==> flow/design.v <==
module UART_Tx
(
   input       i_Clock		,
   input       i_Reset		,	 
   input       i_TX_DV		,
   input [7:0] i_TX_Byte	,
   output reg  o_TX_Serial	,
   output      o_TX_Done
 );
  parameter CLKS_PER_BIT =       5;
  parameter IDLE         =  3'b000;
  parameter TX_START_BIT =  3'b001;
  parameter TX_DATA_BITS =  3'b010;
  parameter TX_STOP_BIT  =  3'b011;
  parameter CLEANUP      =  3'b100;
  reg [ 2:0] r_SM_Main     ;
  reg [12:0] r_Clock_Count ;
  reg [ 2:0] r_Bit_Index   ;
  reg [ 7:0] r_TX_Data     ;
  reg        r_TX_Done     ;
  reg        r_TX_Active   ;
  always @(posedge i_Clock)
  begin
    if (i_Reset)
    begin
      r_SM_Main     <= IDLE;
      r_Clock_Count <= 0;
      r_Bit_Index   <= 0;
      r_TX_Data     <= 0;
      r_TX_Done     <= 1'b0;
      r_TX_Active   <= 1'b0;
      o_TX_Serial   <= 1'b1;
    end
    else
    case (r_SM_Main)
      IDLE :
        begin
          o_TX_Serial   <= 1'b1;          
          r_TX_Done     <= 1'b0;
          r_Clock_Count <= 0;
          r_Bit_Index   <= 0;
          if (i_TX_DV)
          begin
            r_TX_Active <= 1'b1;
            r_TX_Data   <= i_TX_Byte;
            r_SM_Main   <= TX_START_BIT;
          end
          else
            r_SM_Main <= IDLE;
        end  
      TX_START_BIT :
        begin
          o_TX_Serial <= 1'b0;
          if (r_Clock_Count < CLKS_PER_BIT-1)
          begin
            r_Clock_Count <= r_Clock_Count + 1;
            r_SM_Main     <= TX_START_BIT;
          end
          else
          begin
            r_Clock_Count <= 0;
            r_SM_Main     <= TX_DATA_BITS;
          end
        end  
      TX_DATA_BITS :
        begin
          o_TX_Serial <= r_TX_Data[r_Bit_Index];
          if (r_Clock_Count < CLKS_PER_BIT-1)
          begin
            r_Clock_Count <= r_Clock_Count + 1;
            r_SM_Main     <= TX_DATA_BITS;
          end
          else
          begin
            r_Clock_Count <= 0;
            if (r_Bit_Index < 7)
            begin
              r_Bit_Index <= r_Bit_Index + 1;
              r_SM_Main   <= TX_DATA_BITS;
            end
            else
            begin
              r_Bit_Index <= 0;
              r_SM_Main   <= TX_STOP_BIT;
            end
          end
        end  
      TX_STOP_BIT :
        begin
          o_TX_Serial <= 1'b1;
          if (r_Clock_Count < CLKS_PER_BIT-1)
          begin
            r_Clock_Count <= r_Clock_Count + 1;
            r_SM_Main     <= TX_STOP_BIT;
          end
          else
          begin
            r_TX_Done     <= 1'b1;
            r_Clock_Count <= 0;
            r_SM_Main     <= CLEANUP;
            r_TX_Active   <= 1'b0;
          end
        end  
      CLEANUP :
        begin
          r_TX_Done <= 1'b1;
          r_SM_Main <= IDLE;
        end
      default :
        r_SM_Main <= IDLE;
    endcase
  end
  assign o_TX_Done   = r_TX_Done;
endmodule
module hcsr04
(
	input  					clk			,
	input  					rst			,	 
	input  					echoPin		,	 
	output reg 				trigPin		,	 
	output wire [11:0]	o_distance	, 	 
	output reg 				M_end				 
);
localparam [11:0] TRIG_LEN    = 12'd5;      
localparam [11:0] PERIOD      = 12'd3000;   
localparam [11:0] COUNTER_1CM = 12'd4;      
reg [11:0] 	counter			 ;  
reg [11:0]	echoHighCounter ;  
reg [11:0]  distance;
reg [11:0]  cnt_n;
reg [11:0]  dist_n;
reg         mend_n;
always@(posedge clk)
begin
	if (rst)
	begin
		counter         <= 0;
		echoHighCounter <= 0;
		distance        <= 0;
		M_end           <= 0;
		trigPin         <= 0;
	end
	else
	begin
		cnt_n  = counter + 1;
		dist_n = distance;
		mend_n = M_end;
		if(cnt_n <= TRIG_LEN)
			trigPin <= 1;
		else
			trigPin <= 0;
		if(echoPin)
			echoHighCounter <= echoHighCounter + 1;
		else
		begin
			if(echoHighCounter!=0)
			begin
				dist_n = echoHighCounter;
				echoHighCounter <= 0;
				if(dist_n >= 5*COUNTER_1CM && dist_n <= 180*COUNTER_1CM) mend_n = 1;
				else mend_n = 0;
			end
		end
		if(cnt_n == PERIOD)
		begin
			cnt_n  = 0;
			mend_n = 0;
		end
		counter  <= cnt_n;
		distance <= dist_n;
		M_end    <= mend_n;
	end
end
assign o_distance = distance;
endmodule
module PWM_generator
(
	input 					clk	,
	input 					rst	,	 
	input  		[27:0] 	duty	,	 
	output reg 	[ 3:0] 	IN			 
);
reg [12:0] counter;
reg [12:0] cnt_n;
always@(posedge clk)
begin
	if (rst)
	begin
		counter <= 0;
		IN      <= 4'b0000;
	end
	else
	begin
		cnt_n = counter + 1;
		if(cnt_n <= 62*duty[6:0])
			IN[0] <= 1;
		else
			IN[0] <= 0;
		if(cnt_n <= 62*duty[13:7])
			IN[1] <= 1;
		else
			IN[1] <= 0;
		if(cnt_n <= 62*duty[20:14])
			IN[2] <= 1;
		else
			IN[2] <= 0;
		if(cnt_n <= 62*duty[27:21])
			IN[3] <= 1;
		else
			IN[3] <= 0;
		if(cnt_n == 6200)
			counter <= 0;
		else
			counter <= cnt_n;
	end
end
endmodule
module algoritamKretanja
(
	input 				clk,
	input 				rst,		 
	input 		 [11:0] USR,		 
	input 		 [11:0]	USL,		 
	input 		 [11:0]	USM,		 
	input 				endR,		 
	input 				endL,		 
	input 				endM,		 
	output 	reg			TxEnable,	 
	output 	reg [ 7:0] 	TxData,		 
	output 	reg [27:0]	duty,		 
	output 	reg led,
	output 	reg buzzer
);
localparam [16:0] IDLE_WAIT     = 17'd50000;    
localparam [16:0] SENDINIT_WAIT = 17'd105;      
localparam [ 6:0] SENDINIT_MSG2 = 7'd100;       
localparam [ 6:0] SENDINIT_END  = 7'd101;
localparam [16:0] WAIT_LEFT     = 17'd3001;     
localparam [11:0] SEND_PERIOD   = 12'd3000;     
localparam [16:0] straight      = 17'd70500;    
localparam [16:0] turningTime   = 17'd55000;    
localparam [16:0] pause         = 17'd50000;    
localparam [16:0] turnTime      = 17'd80000;    
localparam [16:0] END_BLINK     = 17'd25000;    
localparam [ 5:0] numberOfMeasures = 6'd32;     
localparam        SHIFT         = 2;            
reg [16:0] 	statesCounter 	 ;	 
reg [11:0] 	counterSending 	 ;	 
reg [ 6:0] 	countSendingINIT ;	 
reg [16:0]  countSendingTurns;	 
reg [ 7:0] distanceL ;
reg [ 7:0] distanceD ;
reg [ 7:0] distanceS ;
reg [ 7:0]  initS	 ;		 
reg 		initEnd	 ;		 
reg [ 5:0]  NMeasures;		 
reg [13:0]	sum		 ;		 
reg [ 2:0] 	STATE;
parameter IDLE 				= 3'b000;
parameter INIT 				= 3'b001;
parameter sendingINIT 		= 3'b010;
parameter STRAIGHT 			= 3'b011;
parameter turningRIGHT 		= 3'b100;
parameter turningLEFT		= 3'b101;
parameter TURN 				= 3'b110;
parameter END 				= 3'b111;
parameter initialization 	= 3'd1;
parameter turnedRight 		= 3'd2;
parameter turnedLeft 		= 3'd3;
parameter turned 			= 3'd4;
reg [7:0] turns;	 
reg [7:0] turning;	 
reg [2:0] index;	 
wire rightBigger;
wire leftBigger;
wire centralSmaller9;
wire centralBigger43;
assign rightBigger = distanceD > 21;
assign leftBigger = distanceL > 21;
assign centralBigger43 = distanceS > 43;
assign centralSmaller9 = distanceS <= 9;
reg endR_q, endL_q, endM_q;
reg [ 5:0] nm_n;
reg [ 7:0] ds_n;
reg [13:0] sum_n;
always@(posedge clk)
begin
	if (rst)
	begin
		endR_q    <= 0;
		endL_q    <= 0;
		endM_q    <= 0;
		distanceD <= 0;
		distanceL <= 0;
		distanceS <= 0;
		NMeasures <= 0;
		sum       <= 0;
		initS     <= 0;
		initEnd   <= 0;
	end
	else
	begin
		endR_q <= endR;
		endL_q <= endL;
		endM_q <= endM;
		if (endR && !endR_q)
			distanceD <= USR >> SHIFT;
		if (endL && !endL_q)
			distanceL <= USL >> SHIFT;
		if (endM && !endM_q)
		begin
			if(STATE == INIT)
			begin
				nm_n  = NMeasures + 1;
				ds_n  = USM >> SHIFT;
				sum_n = sum + ds_n;
				NMeasures <= nm_n;
				distanceS <= ds_n;
				sum       <= sum_n;
				if(nm_n == numberOfMeasures)
				begin
					initS   <= sum_n >> 5;	 
					initEnd <= 1;
				end
			end
			else
			begin
				sum       <= 0;
				NMeasures <= 0;
				distanceS <= USM >> SHIFT;
				initEnd   <= 0;
			end
		end
	end
end
reg [16:0] sc_n;
reg [ 2:0] idx_n;
reg [ 7:0] turns_n;
reg [ 7:0] turning_n;
always@(posedge clk)
begin
	if (rst)
	begin
		STATE         <= IDLE;
		duty          <= 28'd0;
		statesCounter <= 0;
		index         <= 0;
		turns         <= 0;
		turning       <= 0;
		led           <= 0;
		buzzer        <= 0;
	end
	else
	begin
		sc_n      = statesCounter;
		idx_n     = index;
		turns_n   = turns;
		turning_n = turning;
		case(STATE)
			IDLE:
			begin
				sc_n = statesCounter + 1;
				duty <= {7'd0, 7'd0, 7'd0, 7'd0};
				if(sc_n == IDLE_WAIT)
				begin
					STATE <= INIT;
					sc_n  = 0;
				end
			end
			INIT:
			begin
				duty <= {7'd0, 7'd0, 7'd0, 7'd0};
				if(initEnd) STATE <= sendingINIT;
			end
			sendingINIT:
			begin
				duty <= {7'd0, 7'd0, 7'd0, 7'd0};
				sc_n = statesCounter + 1;
				if(statesCounter == SENDINIT_WAIT)
				begin
					STATE <= STRAIGHT;
					sc_n  = 0;
				end
			end
			STRAIGHT:
			begin
				if(turning[index]==0)
				begin
					if(!leftBigger && !rightBigger && !centralSmaller9) followLeft;
					else if(leftBigger && centralBigger43 && distanceD > 11 && !rightBigger) STATE <= END;
					else if(leftBigger || rightBigger)
					begin
						if(centralBigger43)		 
						begin
							idx_n = index + 1;
							turning_n[idx_n] = 0;
							turns_n[idx_n] = leftBigger ? 1'b0 : 1'b1;
						end
						STATE <= leftBigger ? turningLEFT : turningRIGHT;
					end
					else if(!leftBigger && !rightBigger && centralSmaller9)
						STATE <= TURN;
				end
				else	 
				begin
					case({rightBigger, leftBigger, centralBigger43})
						3'b110:
						begin
							idx_n = index - 1;
							if(turns[index] == 1)
								STATE <= turningRIGHT;
							else
								STATE <= turningLEFT;
						end
						3'b100: STATE <= turningRIGHT;
						3'b010:
						begin
							sc_n = statesCounter + 1;
							if(sc_n == WAIT_LEFT)
							begin
								STATE <= turningLEFT;
								sc_n  = 0;
							end
						end
						3'b000:
						begin
							if(centralSmaller9) STATE <= TURN;
						end
						3'b101, 3'b001: followLeft;
						3'b011: followRight;
						default: ;
					endcase
				end
			end
			turningLEFT:
			begin
				sc_n = statesCounter + 1;
				if(statesCounter <= straight)
					duty <= {7'd60, 7'd60, 7'd0, 7'd0};
				else if(statesCounter > straight && statesCounter < straight + turningTime)
					duty <= {7'd80, 7'd0, 7'd0, 7'd0};
				else if (statesCounter == straight + turningTime)
				begin
					sc_n  = 0;
					STATE <= IDLE;
					duty  <= {7'd0, 7'd0, 7'd0, 7'd0};
				end
			end
			turningRIGHT:
			begin
				sc_n = statesCounter + 1;
				if(statesCounter <= straight)
					duty <= {7'd60, 7'd60, 7'd0, 7'd0};
				else if(statesCounter > straight && statesCounter < straight + turningTime)
					duty <= {7'd0, 7'd80, 7'd0, 7'd0};
				else if (statesCounter == straight + turningTime)
				begin
					sc_n  = 0;
					STATE <= IDLE;
					duty  <= {7'd0, 7'd0, 7'd0, 7'd0};
				end
			end
			TURN:
			begin
				sc_n = statesCounter + 1;
				if(statesCounter <= pause)
					duty <= {7'd0, 7'd0, 7'd0, 7'd0};
				else if(statesCounter > pause && statesCounter < pause + turnTime)
					duty <= {7'd0, 7'd65, 7'd75, 7'd0};
				else if (statesCounter == pause + turnTime)
				begin
					sc_n  = 0;
					STATE <= IDLE;
					turning_n[index] = 1;
				end
			end
			END:
			begin
				duty <= {7'd0, 7'd0, 7'd0, 7'd0};
				sc_n = statesCounter + 1;
				if(statesCounter == END_BLINK)
				begin
					led    <= !led;
					buzzer <= !buzzer;
					sc_n   = 0;
				end
			end
			default:
				STATE <= IDLE;
		endcase
		statesCounter <= sc_n;
		index         <= idx_n;
		turns         <= turns_n;
		turning       <= turning_n;
	end
end
task followLeft;
	begin
		if(distanceL == 11)	  duty <= {7'd55, 7'd55, 7'd0, 7'd0};
		if(distanceL < 11) 	  duty <= {7'd55, 7'd65, 7'd0, 7'd0};
		else if(distanceL > 11) duty <= {7'd65, 7'd55, 7'd0, 7'd0};
	end
endtask
task followRight;
	begin
		if(distanceD == 11)	  duty <= {7'd55, 7'd55, 7'd0, 7'd0};
		if(distanceD < 11) 	  duty <= {7'd65, 7'd55, 7'd0, 7'd0};
		else if(distanceD > 11) duty <= {7'd55, 7'd65, 7'd0, 7'd0};
	end
endtask
reg [ 6:0] csi_n;
reg [16:0] cst_n;
always@(posedge clk)
begin
	if (rst)
	begin
		TxEnable          <= 0;
		TxData            <= 0;
		counterSending    <= 0;
		countSendingINIT  <= 0;
		countSendingTurns <= 0;
	end
	else
	case(STATE)
		sendingINIT:
		begin
			csi_n = countSendingINIT + 1;
			countSendingINIT <= csi_n;
			if(csi_n == 1)
			begin
				TxData 	<= initialization;
				TxEnable <= 1;
			end
			else if(csi_n == SENDINIT_MSG2)
			begin
				TxData 	<= initS;
				TxEnable <= 1;
			end
			else if(csi_n == SENDINIT_END)
			begin
				TxEnable 		 <= 0;
				counterSending	 <= 0;
			end
			else TxEnable <= 0;
		end
		STRAIGHT:
		begin
			countSendingTurns <= 0;
			if(counterSending == SEND_PERIOD)
			begin
				TxData 			 <= distanceS;
				TxEnable 		 <= 1;
				counterSending	 <= 0;
				countSendingINIT <= 0;
			end
			else
			begin
				counterSending <= counterSending + 1;
				TxEnable <= 0;
			end
		end
		turningLEFT, turningRIGHT:
		begin
			cst_n = countSendingTurns + 1;
			countSendingTurns <= cst_n;
			if(cst_n <= straight)	 
			begin
				if(counterSending == SEND_PERIOD)
				begin
					TxData 			<= distanceS;
					TxEnable 		<= 1;
					counterSending	<= 0;
				end
				else
				begin
					counterSending <= counterSending + 1;
					TxEnable <= 0;
				end
			end
			else
			begin
				if(TxData != ((STATE == turningLEFT) ? turnedLeft : turnedRight))	 
				begin
					TxData 	<= (STATE == turningLEFT) ? turnedLeft : turnedRight;
					TxEnable <= 1;
				end
				else TxEnable <= 0;
			end
		end
		TURN:
		begin
			if(TxData != turned)
			begin
				TxData 	<= turned;
				TxEnable <= 1;
			end
			else TxEnable <= 0;
		end
		default: ;
	endcase
end
endmodule
module labyrinth_car
(
	input  		 clk	,
	input  		 rst	,	 
	input  		 echoR,
	input  		 echoL,
	input  		 echoM,
	output 		 trigR,	 
	output 		 trigL,
	output 		 trigM,
	output 		 Tx	,
	output [3:0] motors_PWM,
	output 		 led,
	output 		 buzzer
);
wire [ 7:0] dataTransmit;
wire 			TxEnable 	;
wire [11:0] distanceR	;
wire [11:0] distanceL	;
wire [11:0] distanceM	;
wire 			endR 			;
wire 			endL			;
wire 			endM			;
wire [27:0]	duty			;
UART_Tx UART_Transmitter(
	.i_Clock(clk)        	,
	.i_Reset(rst)        	,
	.i_TX_DV(TxEnable)     	,
	.i_TX_Byte(dataTransmit),
	.o_TX_Serial(Tx) 		,
	.o_TX_Done()
);
algoritamKretanja AK
(
	.clk(clk)		,
	.rst(rst)		,
	.USR(distanceR),
	.USL(distanceL),
	.USM(distanceM),
	.endR(endR)		,
	.endL(endL)		,
	.endM(endM)		,
	.TxEnable(TxEnable)	,
	.TxData(dataTransmit),
	.duty(duty),
	.led(led),
	.buzzer(buzzer)
);
hcsr04 UltrasonicR
(
	.clk(clk)		,
	.rst(rst)		,
	.echoPin(echoR),
	.trigPin(trigR),
	.o_distance(distanceR),
	.M_end(endR)
);
hcsr04 UltrasonicL
(
	.clk(clk)		,
	.rst(rst)		,
	.echoPin(echoL),
	.trigPin(trigL),
	.o_distance(distanceL),
	.M_end(endL)
);
hcsr04 UltrasonicM
(
	.clk(clk)		,
	.rst(rst)		,
	.echoPin(echoM),
	.trigPin(trigM),
	.o_distance(distanceM),
	.M_end(endM)
);
PWM_generator PWM
(
	.clk(clk)	,
	.rst(rst)	,
	.duty(duty)	,
	.IN(motors_PWM)
);
endmodule
* Reports on labyrinth_car
What the tools print for labyrinth_car, step after step.
Lines are those of the file above, counted from 1.
Cell names lack the library's common part.
The mark - stands for no value.
- Top module :: labyrinth_car
- Clock port :: clk
- Cell library :: sky130hd
- Library corner :: tt_025C_1v80

* After elaboration
Source: Yosys, flattened and elaborated, memories not mapped. Widths are those after wreduce. Registers that Yosys merges into a memory's read port (data or address) are not register bits. Print and check cells do not count.
- Add/subtract/negate cells :: 19
- Multiply operators :: 4
- Divide/modulo/power cells :: 0
- Magnitude comparators :: 30
- Eq/ne operators :: 74
- Shift operators :: 8
- Muxes and demuxes :: 129
- Bitwise operators :: 15
- Reduce/logical cells :: 69
** Operator list (number)
- 28-bit two-way mux :: 15
- 5-bit by 7-bit multiplier with 12-bit output with constant A :: 4
- 17-bit two-way mux :: 12
- 8-bit two-way mux :: 20
- 28-bit parallel mux with 5-bit select :: 1
- 12-bit two-way mux :: 11
- 13-bit by 32-bit <= comparator with 1-bit output :: 4
- 17-bit parallel mux with 6-bit select :: 1
- 12-bit by 1-bit adder with 12-bit output with constant B :: 7
- 3-bit two-way mux :: 27
- 28-bit parallel mux with 2-bit select :: 1
- 12-bit == test with constant B :: 4
- 12-bit by 10-bit <= comparator with 1-bit output with constant B :: 3
- 12-bit by 3-bit <= comparator with 1-bit output with constant B :: 3
- 12-bit by 5-bit greater-or-equal comparator with 1-bit output with constant B :: 3
- 12-bit nonzero test :: 3
- 12-bit parallel mux with 3-bit select :: 1
- 17-bit by 1-bit adder with 17-bit output with constant B :: 2
- 17-bit <= comparator with constant B :: 2
- 17-bit less-than comparator with constant B :: 2
- 17-bit == test with constant B :: 2
- 17-bit parallel mux with 2-bit select :: 1
- 1-bit by 4-bit variable shift with 8-bit output with constant A :: 4
- 8-bit parallel mux with 4-bit select :: 1
- 13-bit by 1-bit adder with 13-bit output with constant B :: 2
- 13-bit parallel mux with 2-bit select :: 1
- 2-bit by 1-bit != test with 1-bit output with constant B :: 12
- 2-bit != test with constant B :: 12
Not listed: further kinds 77, cells in them 187.
- Register bits after elaboration :: 323
- Latch bits :: 0
- Bits in writable memories :: 0
- ROM bits :: 0
- Word width x clocked read ports :: 0
- Memories :: 0
- Bits of input ports :: 5

* Depth
Longest topological path by Yosys (ltp), each cell counted once; first at word level (registers and memories cut), then after technology mapping (sequential cells cut; the memories' decode and read muxes count).
- Depth in word-level cells :: 12
- ABC_AREA :: 1
- Gate-level depth with buffers :: 24

* Synthesis result
The flow's flattened synthesis, as Yosys stat reports it; memories are mapped. The netlist is that of the ABC_AREA named above (0 if unset); the other value can give another one.
Totals and module areas in this step are rounded.
- Mapped cells :: 2859
- Chip area (Yosys) :: 20600 µm²
- Sequential part of the area :: 6470 µm²
- Flip-flop cells :: 323
** Cells by type
- dfxtp_1 :: number 323, total area 6.47E+03 µm²
- ha_1 :: number 166, total area 2.08E+03 µm²
- nand2_1 :: number 512, total area 1.92E+03 µm²
- inv_1 :: number 374, total area 1.4E+03 µm²
- nor2_1 :: number 337, total area 1.26E+03 µm²
- a21oi_1 :: number 238, total area 1.19E+03 µm²
- fa_1 :: number 57, total area 1.14E+03 µm²
- o21ai_0 :: number 173, total area 865.83 µm²
- nand3_1 :: number 137, total area 685.658 µm²
- xor2_1 :: number 73, total area 639.363 µm²
- nor3_1 :: number 84, total area 420.403 µm²
- nand4_1 :: number 66, total area 412.896 µm²
- xnor2_1 :: number 32, total area 280.269 µm²
- clkbuf_1 :: number 50, total area 187.68 µm²
- nor4_1 :: number 21, total area 131.376 µm²
- a211oi_1 :: number 16, total area 120.115 µm²
- a31oi_1 :: number 15, total area 93.84 µm²
- o21ai_1 :: number 18, total area 90.086 µm²
Not listed: further types 43, cells in them 167.

* Path before layout
Path of least setup slack by OpenSTA after synthesis, without wires, with an ideal clock, recovery checks aside; 20% of the period is set as input and as output delay. Where synthesis merged equal registers, the netlist keeps one of their names.
- Path type :: reg2reg
- From :: register AK.duty[11]
- To :: register PWM.IN[1]
- Period :: 10000 ps
- Setup time :: 70 ps
- Launch time at the first pin :: 0 ps
- Arrival time :: 4384 ps
- Data required time :: 9930 ps
- Path slack :: 5546 ps
- Delay of the path :: 4454 ps
- Stages on the path :: 23
- Buffers on the path :: 0
- Period reached after synthesis :: 4454 ps
"delay of the path" is the arrival time less input delay plus setup time.
"stages on the path" counts driving pins, that of a launching flip-flop among them; a cell with two outputs on the path counts twice.
"period reached after synthesis" is the clock period less the worst setup slack; recovery checks do not enter. This is arithmetic on one report: input and output delays are still those of the set period (20% each).
The rows between start and end are the longest chain of elaborated cells between them; the timing report does not say that the signal goes this way. Where chains are equally long, one stands for them.
A line is the first line of the expression or statement that the cell stems from. Yosys adds cells for indexed reads and writes and turns some case tables into memories.
A register here has more assigning lines than the two given.
- Path through :: dfxtp_1 inv_1 fa_1 inv_1 fa_1 inv_1 fa_1 inv_1 ha_1 a21oi_1 nand2_1 a21oi_1 nor2_1 o21ai_0 nand2_1 nand2_1 nand2_1 a21oi_1 xor2_1 ha_1 nand4_1 or4_1 a21oi_1
- Cells in the longest elaborated chain :: 3
** Ends and longest elaborated chain, post-synthesis
- from (decl) :: RTL line 230 : output reg [27:0] duty,
- from (assign) :: RTL line 363 : duty <= {7'd0, 7'd0, 7'd0, 7'd0};
- from (assign) :: RTL line 372 : duty <= {7'd0, 7'd0, 7'd0, 7'd0};
- 5-bit by 7-bit multiplier with 12-bit output :: RTL line 199 : if(cnt_n <= 62*duty[13:7])
- 13-bit by 32-bit <= comparator with 1-bit output :: RTL line 199
- 1-bit two-way mux :: RTL line 199
- to (assign) :: RTL line 200 : IN[1] <= 1;
- to (assign) :: RTL line 202 : IN[1] <= 0;
- to (decl) :: RTL line 181 : output reg [ 3:0] IN

* Path in the finished layout
Path of least setup slack in the final report of run 1 (OpenROAD, finished layout, wires in). Where an end is a register, its clock arrival counts in the times.
The path's times are printed in steps of 10 ps; the period is the one set.
- Path type :: reg2reg
- From :: register AK.duty[11]
- To :: register PWM.IN[1]
- Period :: 10000 ps
- Setup time :: 70 ps
- Launch time at the first pin :: 550 ps
- Arrival time :: 5280 ps
- Data required time :: 10480 ps
- Path slack :: 5200 ps
- Stages on the path :: 23
- Buffers on the path :: 0
The rows between start and end are the longest chain of elaborated cells between them; the timing report does not say that the signal goes this way. Where chains are equally long, one stands for them.
A register here has more assigning lines than the two given.
- Path through :: dfxtp_1 inv_1 fa_1 inv_1 fa_1 inv_1 fa_1 inv_1 ha_1 a21oi_1 nand2_1 a21oi_1 nor2_1 o21ai_0 nand2_1 nand2_1 nand2_1 a21oi_1 xor2_1 ha_1 nand4_1 or4_1 a21oi_1
- Cells in the longest elaborated chain :: 3
** Ends and longest elaborated chain, after layout
- from (decl) :: RTL line 230 : output reg [27:0] duty,
- from (assign) :: RTL line 363 : duty <= {7'd0, 7'd0, 7'd0, 7'd0};
- from (assign) :: RTL line 372 : duty <= {7'd0, 7'd0, 7'd0, 7'd0};
- 5-bit by 7-bit multiplier with 12-bit output :: RTL line 199 : if(cnt_n <= 62*duty[13:7])
- 13-bit by 32-bit <= comparator with 1-bit output :: RTL line 199
- 1-bit two-way mux :: RTL line 199
- to (assign) :: RTL line 200 : IN[1] <= 1;
- to (assign) :: RTL line 202 : IN[1] <= 0;
- to (decl) :: RTL line 181 : output reg [ 3:0] IN

FLOW RESULTS
============

Stored flow runs of labyrinth_car (4 of them; Yosys, OpenROAD, sky130hd). They differ in their settings and are not a sequence. Constraints: input delay and output delay 20% of the set period each, output load 0.01 pF.
"total power after layout" is the tool's figure for a default switching activity; nothing was simulated.
The measured numbers are rounded.

** Run 1
- Settings :: ABC_AREA=1; CAP_MARGIN=10; CORE_ASPECT_RATIO=0.79; CORE_MARGIN=10; CORE_UTILIZATION=49; CTS_CLUSTER_DIAMETER=282; GPL_ROUTABILITY_DRIVEN=1; GPL_TIMING_DRIVEN=1; MAX_ROUTING_LAYER=met5; period_ns=10.0; SLEW_MARGIN=20
- Yosys chip area after synthesis :: 20,600 µm²
- Total die area :: 50,700 µm²
- Utilization after layout :: 54.3 %
- Worst setup slack after layout :: 5,200 ps
- Total negative slack on setup checks :: 0 ps
- Worst hold slack in the final report :: 426 ps
- Total power after layout :: 2.84 mW

** Run 2
- Settings :: ABC_AREA=1; CAP_MARGIN=10; CORE_ASPECT_RATIO=0.79; CORE_MARGIN=10; CORE_UTILIZATION=49; GPL_ROUTABILITY_DRIVEN=1; GPL_TIMING_DRIVEN=0; HOLD_SLACK_MARGIN=0.05; MAX_ROUTING_LAYER=met4; period_ns=10.0; SLEW_MARGIN=20
- Yosys chip area after synthesis :: 20,600 µm²
- Total die area :: 50,700 µm²
- Utilization after layout :: 54.8 %
- Worst setup slack after layout :: 4,920 ps
- Total negative slack on setup checks :: 0 ps
- Worst hold slack in the final report :: 438 ps
- Total power after layout :: 2.85 mW

** Run 3
- Settings :: CELL_PAD_IN_SITES_DETAIL_PLACEMENT=1; CORE_MARGIN=4; CORE_UTILIZATION=23; CTS_CLUSTER_SIZE=26; GPL_ROUTABILITY_DRIVEN=1; MIN_ROUTING_LAYER=met1; PLACE_DENSITY_LB_ADDON=0.04; SETUP_SLACK_MARGIN=-0.4; SLEW_MARGIN=10; period_ns=5.43; CAP_MARGIN=20
- Yosys chip area after synthesis :: 20,500 µm²
- Total die area :: 93,800 µm²
- Utilization after layout :: 26.3 %
- Worst setup slack after layout :: 387 ps
- Total negative slack on setup checks :: 0 ps
- Worst hold slack in the final report :: 427 ps
- Total power after layout :: 5.61 mW

** Run 4
- Settings :: CORE_UTILIZATION=40; period_ns=4.87; CAP_MARGIN=20; CORE_MARGIN=2; SLEW_MARGIN=20
- Yosys chip area after synthesis :: 20,500 µm²
- Total die area :: 53,000 µm²
- Utilization after layout :: 45.1 %
- Worst setup slack after layout :: 167 ps
- Total negative slack on setup checks :: 0 ps
- Worst hold slack in the final report :: 428 ps
- Total power after layout :: 5.85 mW
